==> flow/design.v <==
module rgb2hsv(
        input clock,
        input reset_n,
        input in_valid,
        input [7:0] in_red,
        input [7:0] in_green,
        input [7:0] in_blue,
        input in_visual,
        input in_done,
        output out_valid,
        output [7:0] out_red,
        output [7:0] out_green,
        output [7:0] out_blue,
        output [7:0] out_hue,
        output [7:0] out_saturation,
        output [7:0] out_brightness,
        output out_visual,
        output out_done
    );
    reg valid1;
    reg [7:0] red1;
    reg [7:0] green1;
    reg [7:0] blue1;
    reg visual1;
    reg done1;
    reg [7:0] max_value1;
    reg [1:0] max_index1;
    reg [7:0] min_value1;
    reg [1:0] min_index1;
    always @(posedge clock)
    begin
        if (reset_n) begin
            valid1 <= in_valid;
            red1[7:0] <= in_red[7:0];
            green1[7:0] <= in_green[7:0];
            blue1[7:0] <= in_blue[7:0];
            visual1 <= in_visual;
            done1 <= in_done;
            if (in_red >= in_green) begin
                if (in_red >= in_blue) begin
                    max_value1[7:0] <= in_red[7:0];
                    max_index1[1:0] <= 1;
                end
                else begin
                    max_value1[7:0] <= in_blue[7:0];
                    max_index1[1:0] <= 3;
                end
            end
            else begin
                if (in_blue >= in_green) begin
                    max_value1[7:0] <= in_blue[7:0];
                    max_index1[1:0] <= 3;
                end
                else begin
                    max_value1[7:0] <= in_green[7:0];
                    max_index1[1:0] <= 2;
                end
            end
            if (in_red < in_green) begin
                if (in_red < in_blue) begin
                    min_value1[7:0] <= in_red[7:0];
                    min_index1[1:0] <= 1;
                end
                else begin
                    min_value1[7:0] <= in_blue[7:0];
                    min_index1[1:0] <= 3;
                end
            end
            else begin
                if (in_blue < in_green) begin
                    min_value1[7:0] <= in_blue[7:0];
                    min_index1[1:0] <= 3;
                end
                else begin
                    min_value1[7:0] <= in_green[7:0];
                    min_index1[1:0] <= 2;
                end
            end
        end 
        else begin
            valid1 <= 1'b0;
            red1[7:0] <= 8'b0;
            green1[7:0] <= 8'b0;
            blue1[7:0] <= 8'b0;
            visual1 <= 1'b0;
            done1 <= 1'b0;
            max_value1[7:0] <= 8'd0;
            max_index1[1:0] <= 2'd0; 
            min_value1[7:0] <= 8'd0; 
            min_index1[1:0] <= 2'd0;
        end
    end
    reg valid2;
    reg [7:0] red2;
    reg [7:0] green2;
    reg [7:0] blue2;
    reg visual2;
    reg done2;
    reg [7:0] dif2;
    reg [7:0] max_value2;
    reg [1:0] max_index2;
    reg [7:0] min_value2;
    reg [1:0] min_index2;
    always @(posedge clock)
    begin
        if (reset_n) begin
            valid2 <= valid1;
            red2[7:0] <= red1[7:0];
            green2[7:0] <= green1[7:0];
            blue2[7:0] <= blue1[7:0];
            visual2 <= visual1;
            done2 <= done1;
            dif2[7:0] <= max_value1[7:0] - min_value1[7:0];
            max_value2[7:0] <= max_value1[7:0];
            max_index2[1:0] <= max_index1[1:0];
            min_value2[7:0] <= min_value1[7:0];
            min_index2[1:0] <= min_index1[1:0];
        end 
        else begin
            valid2 <= 1'b0;
            red2[7:0] <= 8'b0;
            green2[7:0] <= 8'b0;
            blue2[7:0] <= 8'b0;
            visual2 <= 1'b0;
            done2 <= 1'b0;
            dif2[7:0] <= 8'd0;
            max_value2[7:0] <= 8'd0;
            max_index2[1:0] <= 2'd0;
            min_value2[7:0] <= 8'd0; 
            min_index2[1:0] <= 2'd0;
        end
    end
    reg valid3;
    reg [7:0] red3;
    reg [7:0] green3;
    reg [7:0] blue3;
    reg visual3;
    reg done3;
    reg [11:0] hue3;
    reg [7:0] dif3;
    reg [7:0] max_value3;
    reg [1:0] max_index3;
    reg [7:0] min_value3;
    reg [1:0] min_index3;
    always @(posedge clock)
    begin
        if (reset_n) begin
            valid3 <= valid2;
            red3[7:0] <= red2[7:0];
            green3[7:0] <= green2[7:0];
            blue3[7:0] <= blue2[7:0];
            visual3 <= visual2;
            done3 <= done2;
            dif3[7:0] <= dif2[7:0];
            max_value3[7:0] <= max_value2[7:0];
            max_index3[1:0] <= max_index2[1:0];
            min_value3[7:0] <= min_value2[7:0];
            min_index3[1:0] <= min_index2[1:0];
            if (dif2 > 0) begin
                if (max_index2 == 1) begin
                    if (green2 < blue2) begin
                        hue3[11:0] <= ((blue2 - green2) << 4);
                    end
                    else begin
                        hue3[11:0] <= ((green2 - blue2) << 4);
                    end
                end
                if (max_index2 == 2) begin
                    if (blue2 < red2) begin
                        hue3[11:0] <= ((red2 - blue2) << 4);
                    end
                    else begin
                        hue3[11:0] <= ((blue2 - red2) << 4);
                    end
                end
                if (max_index2 == 3) begin
                    if (red2 < green2) begin
                        hue3[11:0] <= ((green2 - red2) << 4);
                    end
                    else begin
                        hue3[11:0] <= ((red2 - green2) << 4);
                    end
                end
            end
            else begin
                hue3[11:0] <= 12'd0;             
            end
        end
        else begin
            valid3 <= 1'b0;
            red3[7:0] <= 8'b0;
            green3[7:0] <= 8'b0;
            blue3[7:0] <= 8'b0;
            visual3 <= 1'b0;
            done3 <= 1'b0;
            hue3[11:0] <= 12'd0;
            dif3[7:0] <= 8'd0;
            max_value3[7:0] <= 8'd0;
            max_index3[1:0] <= 2'd0;
            min_value3[7:0] <= 8'd0;
            min_index3[1:0] <= 2'd0;
        end
    end
    reg valid4;
    reg [7:0] red4;
    reg [7:0] green4;
    reg [7:0] blue4;
    reg visual4;
    reg done4;
    reg [11:0] hue4;
    reg [7:0] dif4;
    reg [7:0] max_value4;
    reg [1:0] max_index4;
    always @(posedge clock)
    begin
        if (reset_n) begin
            valid4 <= valid3;
            red4[7:0] <= red3[7:0];
            green4[7:0] <= green3[7:0];
            blue4[7:0] <= blue3[7:0];
            visual4 <= visual3;
            done4 <= done3;          
            dif4[7:0] <= dif3[7:0];
            max_value4[7:0] <= max_value3[7:0];
            max_index4 <= max_index3;
            hue4[11:0] <= (hue3 / dif3);
        end
        else begin
            valid4 <= 1'b0;
            red4[7:0] <= 8'b0;
            green4[7:0] <= 8'b0;
            blue4[7:0] <= 8'b0;
            visual4 <= 1'b0;
            done4 <= 1'b0;
            hue4[11:0] <= 12'd0;
            dif4[7:0] <= 8'd0;
            max_value4 <= 8'd0;
            max_index4[1:0] <= 2'd0;
        end
    end
    reg valid5;
    reg [7:0] red5;
    reg [7:0] green5;
    reg [7:0] blue5;
    reg visual5;
    reg done5;
    reg [11:0] hue5;
    reg [7:0] dif5;
    reg [7:0] max_value5;
    always @(posedge clock)
    begin
        if (reset_n) begin
            valid5 <= valid4;
            red5[7:0] <= red4[7:0];
            green5[7:0] <= green4[7:0];
            blue5[7:0] <= blue4[7:0];
            visual5 <= visual4;
            done5 <= done4;
            dif5[7:0] <= dif4[7:0];
            max_value5[7:0] <= max_value4[7:0];
            if (dif4 > 0) begin
                if (max_index4 == 1) begin
                    if (green4 < blue4) begin
                        hue5[11:0] <= 96 - hue4;
                    end
                    else begin
                        hue5[11:0] <= 0 + hue4;
                    end
                end
                if (max_index4 == 2) begin
                    if (blue4 < red4) begin
                        hue5[11:0] <= 32 - hue4;
                    end
                    else begin
                        hue5[11:0] <= 32 + hue4;
                    end
                end
                if (max_index4 == 3) begin
                    if (red4 < green4) begin
                        hue5[11:0] <= 64 - hue4;
                    end
                    else begin
                        hue5[11:0] <= 64 + hue4;
                    end
                end
            end
            else begin
                hue5[11:0] <= 12'd0;             
            end
        end
        else begin
            valid5 <= 1'b0;
            red5[7:0] <= 8'b0;
            green5[7:0] <= 8'b0;
            blue5[7:0] <= 8'b0;
            visual5 <= 1'b0;
            done5 <= 1'b0;
            dif5[7:0] <= 8'd0;
            max_value5[7:0] <= 8'd0;
            hue5[11:0] <= 12'd0;
        end
    end
    reg valid;
    reg [7:0] red;
    reg [7:0] green;
    reg [7:0] blue;
    reg visual;
    reg done;
    reg [18:0] hue;
    reg [7:0] saturation;
    reg [7:0] max_value;
    always @(posedge clock)
    begin
        if (reset_n) begin
            valid <= valid5;
            red[7:0] <= red5[7:0];
            green[7:0] <= green5[7:0];
            blue[7:0] <= blue5[7:0];
            visual <= visual5;
            done <= done5;
            max_value[7:0] <= max_value5[7:0];
            hue[18:0] <= (85 * hue5);
            if (max_value5 == 0) begin
                saturation[7:0] <= 8'd0;
            end
            else begin
                saturation[7:0] <= 255 * dif5 / max_value5;
            end
        end
        else begin 
            valid <= 1'b0;
            red[7:0] <= 8'b0;
            green[7:0] <= 8'b0;
            blue[7:0] <= 8'b0;
            visual <= 1'b0;
            done <= 1'b0;
            max_value[7:0] <= 8'd0;
            hue[18:0] <= 19'd0;
            saturation [7:0] <= 8'd0;
        end
    end
    assign out_valid = valid;
    assign out_red[7:0] = red[7:0];
    assign out_green[7:0] = green[7:0];  
    assign out_blue[7:0] = blue[7:0];
    assign out_hue[7:0] = hue[12:5];
    assign out_saturation[7:0] = saturation[7:0];
    assign out_brightness[7:0] = max_value[7:0];
    assign out_visual = visual;
    assign out_done = done;
endmodule
Memo
Re: synthesis data of rgb2hsv

* From RTL to reports: rgb2hsv
Each step is given for the RTL above and for the edited RTL. Lines under "original" count in the file above, lines under "edited" in the edited file. "change": "edited" minus "original" as printed here. "relative change": 100 x difference / "original". Operators: Yosys type, input widths -> output width; for muxes data width and select width s. Cell names lack the library's common part. Not given: n/a
Inputs: top rgb2hsv, clock input clock, library sky130hd, library corner tt_025C_1v80

* Edit of the RTL
The edit as a unified diff against the file above. A script made this edit; it was not meant as an optimisation.
begin of diff
@@ -260,5 +260,5 @@
             max_value5[7:0] <= max_value4[7:0];
             if (dif4 > 0) begin
-                if (max_index4 == 1) begin
+                begin
                     if (green4 < blue4) begin
                         hue5[11:0] <= 96 - hue4;
end of diff

* Word-level counts
Source: Yosys, flattened and elaborated, memories not mapped. Widths are those after wreduce. Registers that Yosys merges into a memory's read port (data or address) are not register bits. Print and check cells do not count. Equal cells are merged and count once.
Bit counts:
- register bits after elaboration | original 315, edited 315, change 0, relative change 0.00%
- input bits | original 29, edited 29, change 0, relative change 0.00%
- output and inout port bits | original 51, edited 51, change 0, relative change 0.00%
- word-level cells | original 120, edited 117, change -3, relative change -2.50%
Cells by class:
- add/sub/neg operators | original 12, edited 12, change 0, relative change 0.00%
- multiply operators | original 2, edited 2, change 0, relative change 0.00%
- divide/modulo/power cells | original 2, edited 2, change 0, relative change 0.00%
- magnitude comparators | original 14, edited 14, change 0, relative change 0.00%
- eq/ne operators | original 6, edited 5, change -1, relative change -16.67%
- multiplexer cells | original 21, edited 20, change -1, relative change -4.76%
- bitwise operators | original 1, edited 1, change 0, relative change 0.00%
- reductions and logical operators | original 6, edited 5, change -1, relative change -16.67%
Operator list:
- $mux 12 | original 12, edited 11, change -1, relative change -8.33%
- $eq 2x1->1 const B | original 2, edited 1, change -1, relative change -50.00%
- $reduce_bool 3->1 | original 2, edited 1, change -1, relative change -50.00%
- $lt 8x8->1 | original 9, edited 9, change 0, relative change 0.00%
- $sub 8x8->8 | original 7, edited 7, change 0, relative change 0.00%
- $mux 8 | original 6, edited 6, change 0, relative change 0.00%
- $eq 2x2->1 const B | original 4, edited 4, change 0, relative change 0.00%
- $ge 8x8->1 | original 3, edited 3, change 0, relative change 0.00%
- $gt 8x1->1 const B | original 2, edited 2, change 0, relative change 0.00%
- $mux 2 | original 2, edited 2, change 0, relative change 0.00%
- $reduce_and 2->1 | original 2, edited 2, change 0, relative change 0.00%
- $sub 7x12->12 const A | original 2, edited 2, change 0, relative change 0.00%
- $add 6x12->12 const A | original 1, edited 1, change 0, relative change 0.00%
- $add 7x12->12 const A | original 1, edited 1, change 0, relative change 0.00%
- $div 12x8->12 | original 1, edited 1, change 0, relative change 0.00%
- $div 32x8->32 | original 1, edited 1, change 0, relative change 0.00%
- $logic_not 8->1 | original 1, edited 1, change 0, relative change 0.00%
- $mul 7x12->13 const A | original 1, edited 1, change 0, relative change 0.00%
- $mul 8x8->16 const A | original 1, edited 1, change 0, relative change 0.00%
- $mux 1 | original 1, edited 1, change 0, relative change 0.00%
- $not 1->1 | original 1, edited 1, change 0, relative change 0.00%
- $reduce_or 2->1 | original 1, edited 1, change 0, relative change 0.00%
- $sub 6x12->12 const A | original 1, edited 1, change 0, relative change 0.00%

* Depth
Yosys ltp: most cells in a row. Word level: on the elaborated netlist, between registers, memories and ports. Mapped: between sequential cells and ports; inverters and the memories' decode and read muxes count.
Logic depth:
- depth after elaboration | original 5, edited 5, change 0, relative change 0.00%
- ABC_AREA | original 0, edited 0
- gate-level depth with buffers | original 428, edited 462, change +34, relative change +7.94%
- depth with buffers taken out | original 403, edited 428, change +25, relative change +6.20%

* Mapped cells and area
Source: synth_stat.txt of the flow (Yosys; design flattened, memories mapped). It holds for the ABC_AREA given above (unset counts as 0); a run with the other value may have another netlist.
Synthesis totals:
- standard cells after synthesis | original 4675, edited 4696, change +21, relative change +0.45%
- synthesis area (µm²) | original 36228.5, edited 36630.1, change +401.6, relative change +1.11%
- sequential area (µm²) | original 6125.9, edited 6125.9, change 0.0, relative change 0.00%
- flip-flops | original 306, edited 306, change 0, relative change 0.00%
Cell types:
- a21oi_1 | original 239, edited 272, change +33, relative change +13.81%
- o21ai_0 | original 186, edited 217, change +31, relative change +16.67%
- nor3_1 | original 272, edited 251, change -21, relative change -7.72%
- clkbuf_1 | original 101, edited 81, change -20, relative change -19.80%
- o21a_1 | original 215, edited 196, change -19, relative change -8.84%
- nand4_1 | original 68, edited 49, change -19, relative change -27.94%
- xor2_1 | original 67, edited 86, change +19, relative change +28.36%
- nor2_1 | original 455, edited 471, change +16, relative change +3.52%
- mux2_2 | original 74, edited 58, change -16, relative change -21.62%
- buf_4 | original 2, edited 17, change +15, relative change +750.00%
- and3_1 | original 43, edited 29, change -14, relative change -32.56%
- and2_1 | original 198, edited 209, change +11, relative change +5.56%
- nor2b_1 | original 60, edited 49, change -11, relative change -18.33%
- nand3_1 | original 86, edited 96, change +10, relative change +11.63%
- buf_2 | original 20, edited 10, change -10, relative change -50.00%
- nor4_1 | original 40, edited 31, change -9, relative change -22.50%
- or4_1 | original 20, edited 29, change +9, relative change +45.00%
- nand2_1 | original 324, edited 316, change -8, relative change -2.47%
The list need not be complete.

* Path before layout
OpenSTA on the mapped netlist: ideal clock, no wires. The path of least setup slack (recovery checks aside). Input and output delay are each 20% of the period. Register names are those of the netlist, which keeps one name where synthesis merged equal registers.
Timing path post-synthesis:
- path type | original flip-flop to flip-flop, edited flip-flop to flip-flop
- start point | original register max_value5[0], edited register max_value5[0]
- end point | original register saturation[0], edited register saturation[0]
- period (ps) | original 80000, edited 80000, change 0, relative change 0.00%
- library setup time (ps) | original 141, edited 145, change +4
- time at the first pin (ps) | original 0, edited 0, change 0
- arrival (ps) | original 79021, edited 81311, change +2290, relative change +2.90%
- path slack (ps) | original 838, edited -1456, change -2294
- delay of the path (ps) | original 79162, edited 81456, change +2294, relative change +2.90%
- stages | original 394, edited 408, change +14, relative change +3.55%
- buffers on the path | original 28, edited 37, change +9, relative change +32.14%
- period reached after synthesis (ps) | original 79162, edited 81456, change +2294, relative change +2.90%
"delay of the path" = arrival - input delay + setup time. "stages" counts driving pins, that of a launching flip-flop among them; a cell with two outputs on the path counts twice. "period reached after synthesis" is the clock period less the worst setup slack; recovery checks do not enter. This is arithmetic on one report: input and output delays are still those of the set period (20% each). At most two assigning lines are given for a register; there are more.
Between the ends, post-synthesis, original: cells stage by stage dfxtp_1 inv_1 ha_1 o21a_1 o21ai_0 nor2_1 ha_1 o211ai_1 a211oi_2 a21oi_1 ha_1 or3_1 o22ai_1 mux2_2 ha_1 a21o_1 o2111ai_1 nand2_1 [358 not listed] clkbuf_1 nor2_1 a21oi_1 ha_1 a21oi_1 nor2b_1 o21ai_0 nand2b_1 a21oi_1 nor2b_1 o21ai_0 nand2b_1 a221oi_1 o2111ai_1 nor2_1 o2111ai_1 a2111oi_1 a41oi_1, elaborated cells on any way between the ends 3, classes of those cells 1 x div; 2 x reduce/logical
RTL lines, path post-synthesis, original:
- start: declaration | line 249 | reg [7:0] max_value5;
- start: assignment | line 260 | max_value5[7:0] <= max_value4[7:0];
- start: assignment | line 299 | max_value5[7:0] <= 8'd0;
- end: assignment | line 324 | saturation[7:0] <= 8'd0;
- end: assignment | line 327 | saturation[7:0] <= 255 * dif5 / max_value5;
- end: declaration | line 310 | reg [7:0] saturation;
original: No chain of elaborated cells between the ends is given.
Between the ends, post-synthesis, edited: cells stage by stage dfxtp_1 inv_1 ha_1 o211a_1 a211oi_1 or2_1 nor2_1 ha_1 o21a_1 o311a_1 o21ai_1 a31oi_2 ha_1 or3_1 o221ai_1 a21oi_1 o31ai_1 ha_1 [372 not listed] buf_4 buf_2 nor2_1 a21oi_1 ha_1 a21oi_1 nor2b_1 o21ai_0 nand2b_1 a21oi_1 nor2b_1 o21ai_0 nand2b_1 a21oi_1 o2111a_1 o2111ai_1 a2111oi_0 a41oi_1, elaborated cells on any way between the ends 3, classes of those cells 1 x div; 2 x reduce/logical
RTL lines, path post-synthesis, edited:
- start: declaration | line 249 | reg [7:0] max_value5;
- start: assignment | line 260 | max_value5[7:0] <= max_value4[7:0];
- start: assignment | line 299 | max_value5[7:0] <= 8'd0;
- end: assignment | line 324 | saturation[7:0] <= 8'd0;
- end: assignment | line 327 | saturation[7:0] <= 255 * dif5 / max_value5;
- end: declaration | line 310 | reg [7:0] saturation;
edited: No chain of elaborated cells between the ends is given.

* Timing after layout
From the final timing report of each run of pair 1: the path of least setup slack in the routed layout; clock arrival at registers is part of the times. The path's times are printed in steps of 10 ps; the period is the one set.
Timing path post-layout:
- path type | original flip-flop to flip-flop, edited flip-flop to flip-flop
- start point | original register max_value5[7], edited register max_value5[0]
- end point | original register saturation[0], edited register saturation[0]
- period (ps) | original 80000, edited 80000, change 0, relative change 0.00%
- library setup time (ps) | original 150, edited 150, change 0
- time at the first pin (ps) | original 580, edited 580, change 0, relative change 0.00%
- arrival (ps) | original 75150, edited 75730, change +580, relative change +0.77%
- path slack (ps) | original 5270, edited 4690, change -580
- stages | original 378, edited 386, change +8, relative change +2.12%
- buffers on the path | original 8, edited 9, change +1, relative change +12.50%
At most two assigning lines are given for a register; there are more.
Between the ends, post-layout, original: cells stage by stage dfxtp_1 or4_4 nor3_4 o21ai_1 nor2_1 ha_1 o211ai_1 a211oi_2 nor2_1 a21oi_1 ha_1 or3_1 o22ai_2 mux2_2 ha_1 a21o_1 o21a_1 or3_1 [342 not listed] nand3_4 nor2_1 a21oi_1 ha_1 a21oi_1 nor2b_1 o21ai_0 nand2b_1 a21oi_1 nor2b_1 o21ai_0 nand2b_1 a221oi_1 o2111ai_1 nor2_1 o2111ai_1 a2111oi_1 a41oi_1, elaborated cells on any way between the ends 3, classes of those cells 1 x div; 2 x reduce/logical
RTL lines, path post-layout, original:
- start: declaration | line 249 | reg [7:0] max_value5;
- start: assignment | line 260 | max_value5[7:0] <= max_value4[7:0];
- start: assignment | line 299 | max_value5[7:0] <= 8'd0;
- end: assignment | line 324 | saturation[7:0] <= 8'd0;
- end: assignment | line 327 | saturation[7:0] <= 255 * dif5 / max_value5;
- end: declaration | line 310 | reg [7:0] saturation;
original: No chain of elaborated cells between the ends is given.
Between the ends, post-layout, edited: cells stage by stage dfxtp_2 clkinvlp_4 ha_4 o21a_1 or4_1 nand2_1 ha_1 or3_1 o221ai_1 or4_4 o41ai_4 ha_1 or3_1 o221ai_2 a21o_1 nor2_1 ha_1 or3_1 [350 not listed] nand4b_1 or2_4 nor2_1 a21oi_1 ha_1 a21oi_1 nor2b_1 o21ai_0 nand2b_1 a21oi_1 nor2b_1 o21ai_0 nand2b_1 a21oi_1 o2111a_1 o2111ai_1 a2111oi_0 a41oi_1, elaborated cells on any way between the ends 3, classes of those cells 1 x div; 2 x reduce/logical
RTL lines, path post-layout, edited:
- start: declaration | line 249 | reg [7:0] max_value5;
- start: assignment | line 260 | max_value5[7:0] <= max_value4[7:0];
- start: assignment | line 299 | max_value5[7:0] <= 8'd0;
- end: assignment | line 324 | saturation[7:0] <= 8'd0;
- end: assignment | line 327 | saturation[7:0] <= 255 * dif5 / max_value5;
- end: declaration | line 310 | reg [7:0] saturation;
edited: No chain of elaborated cells between the ends is given.

* Measured runs
Both versions went through the flow (Yosys, OpenROAD) with the same settings in each pair. Constraints: input delay and output delay 20% of the set period each, output load 0.01 pF.
Flow settings, pair 1: CORE_UTILIZATION 40, period_ns 80.0, CAP_MARGIN 20, CORE_MARGIN 2, SLEW_MARGIN 20
Measured results, pair 1:
- chip area in the Yosys report (µm²) | original 36228.5, edited 36630.1, change +401.6, relative change +1.11%
- full die area (µm²) | original 92994.5, edited 94012.8, change +1018.3, relative change +1.10%
- area of the standard cells in the finished layout (µm²) | original 40629.0, edited 42255.5, change +1626.5, relative change +4.00%
- utilization after routing (%) | original 45.2, edited 46.7, change +1.5
- setup slack of the critical path (ps) | original 5274, edited 4695, change -579
- total negative slack (ps) | original 0, edited 0, change 0
- worst hold slack after layout (ps) | original 417, edited 420, change +3
- achieved period (ps) | original 74726, edited 75305, change +579, relative change +0.77%
Flow settings, pair 2: ABC_AREA 0, CELL_PAD_IN_SITES_GLOBAL_PLACEMENT 3, CORE_ASPECT_RATIO 0.53, CORE_UTILIZATION 33, GPL_TIMING_DRIVEN 1, PLACE_DENSITY 0.47, SLEW_MARGIN 40, period_ns 90.8, CAP_MARGIN 20, CORE_MARGIN 2
Measured results, pair 2:
- chip area in the Yosys report (µm²) | original 36228.5, edited 36630.1, change +401.6, relative change +1.11%
- full die area (µm²) | original 112584.0, edited 113817.0, change +1233.0, relative change +1.10%
- area of the standard cells in the finished layout (µm²) | original 40442.5, edited 41255.8, change +813.3, relative change +2.01%
- utilization after routing (%) | original 37.2, edited 37.7, change +0.5
- setup slack of the critical path (ps) | original 6830, edited 6563, change -267
- total negative slack (ps) | original 0, edited 0, change 0
- worst hold slack after layout (ps) | original 425, edited 407, change -18
- achieved period (ps) | original 83970, edited 84237, change +267, relative change +0.32%
"achieved period" = clock period - worst setup slack. The figure is calculated, with input and output delays left at 20% of the set period.
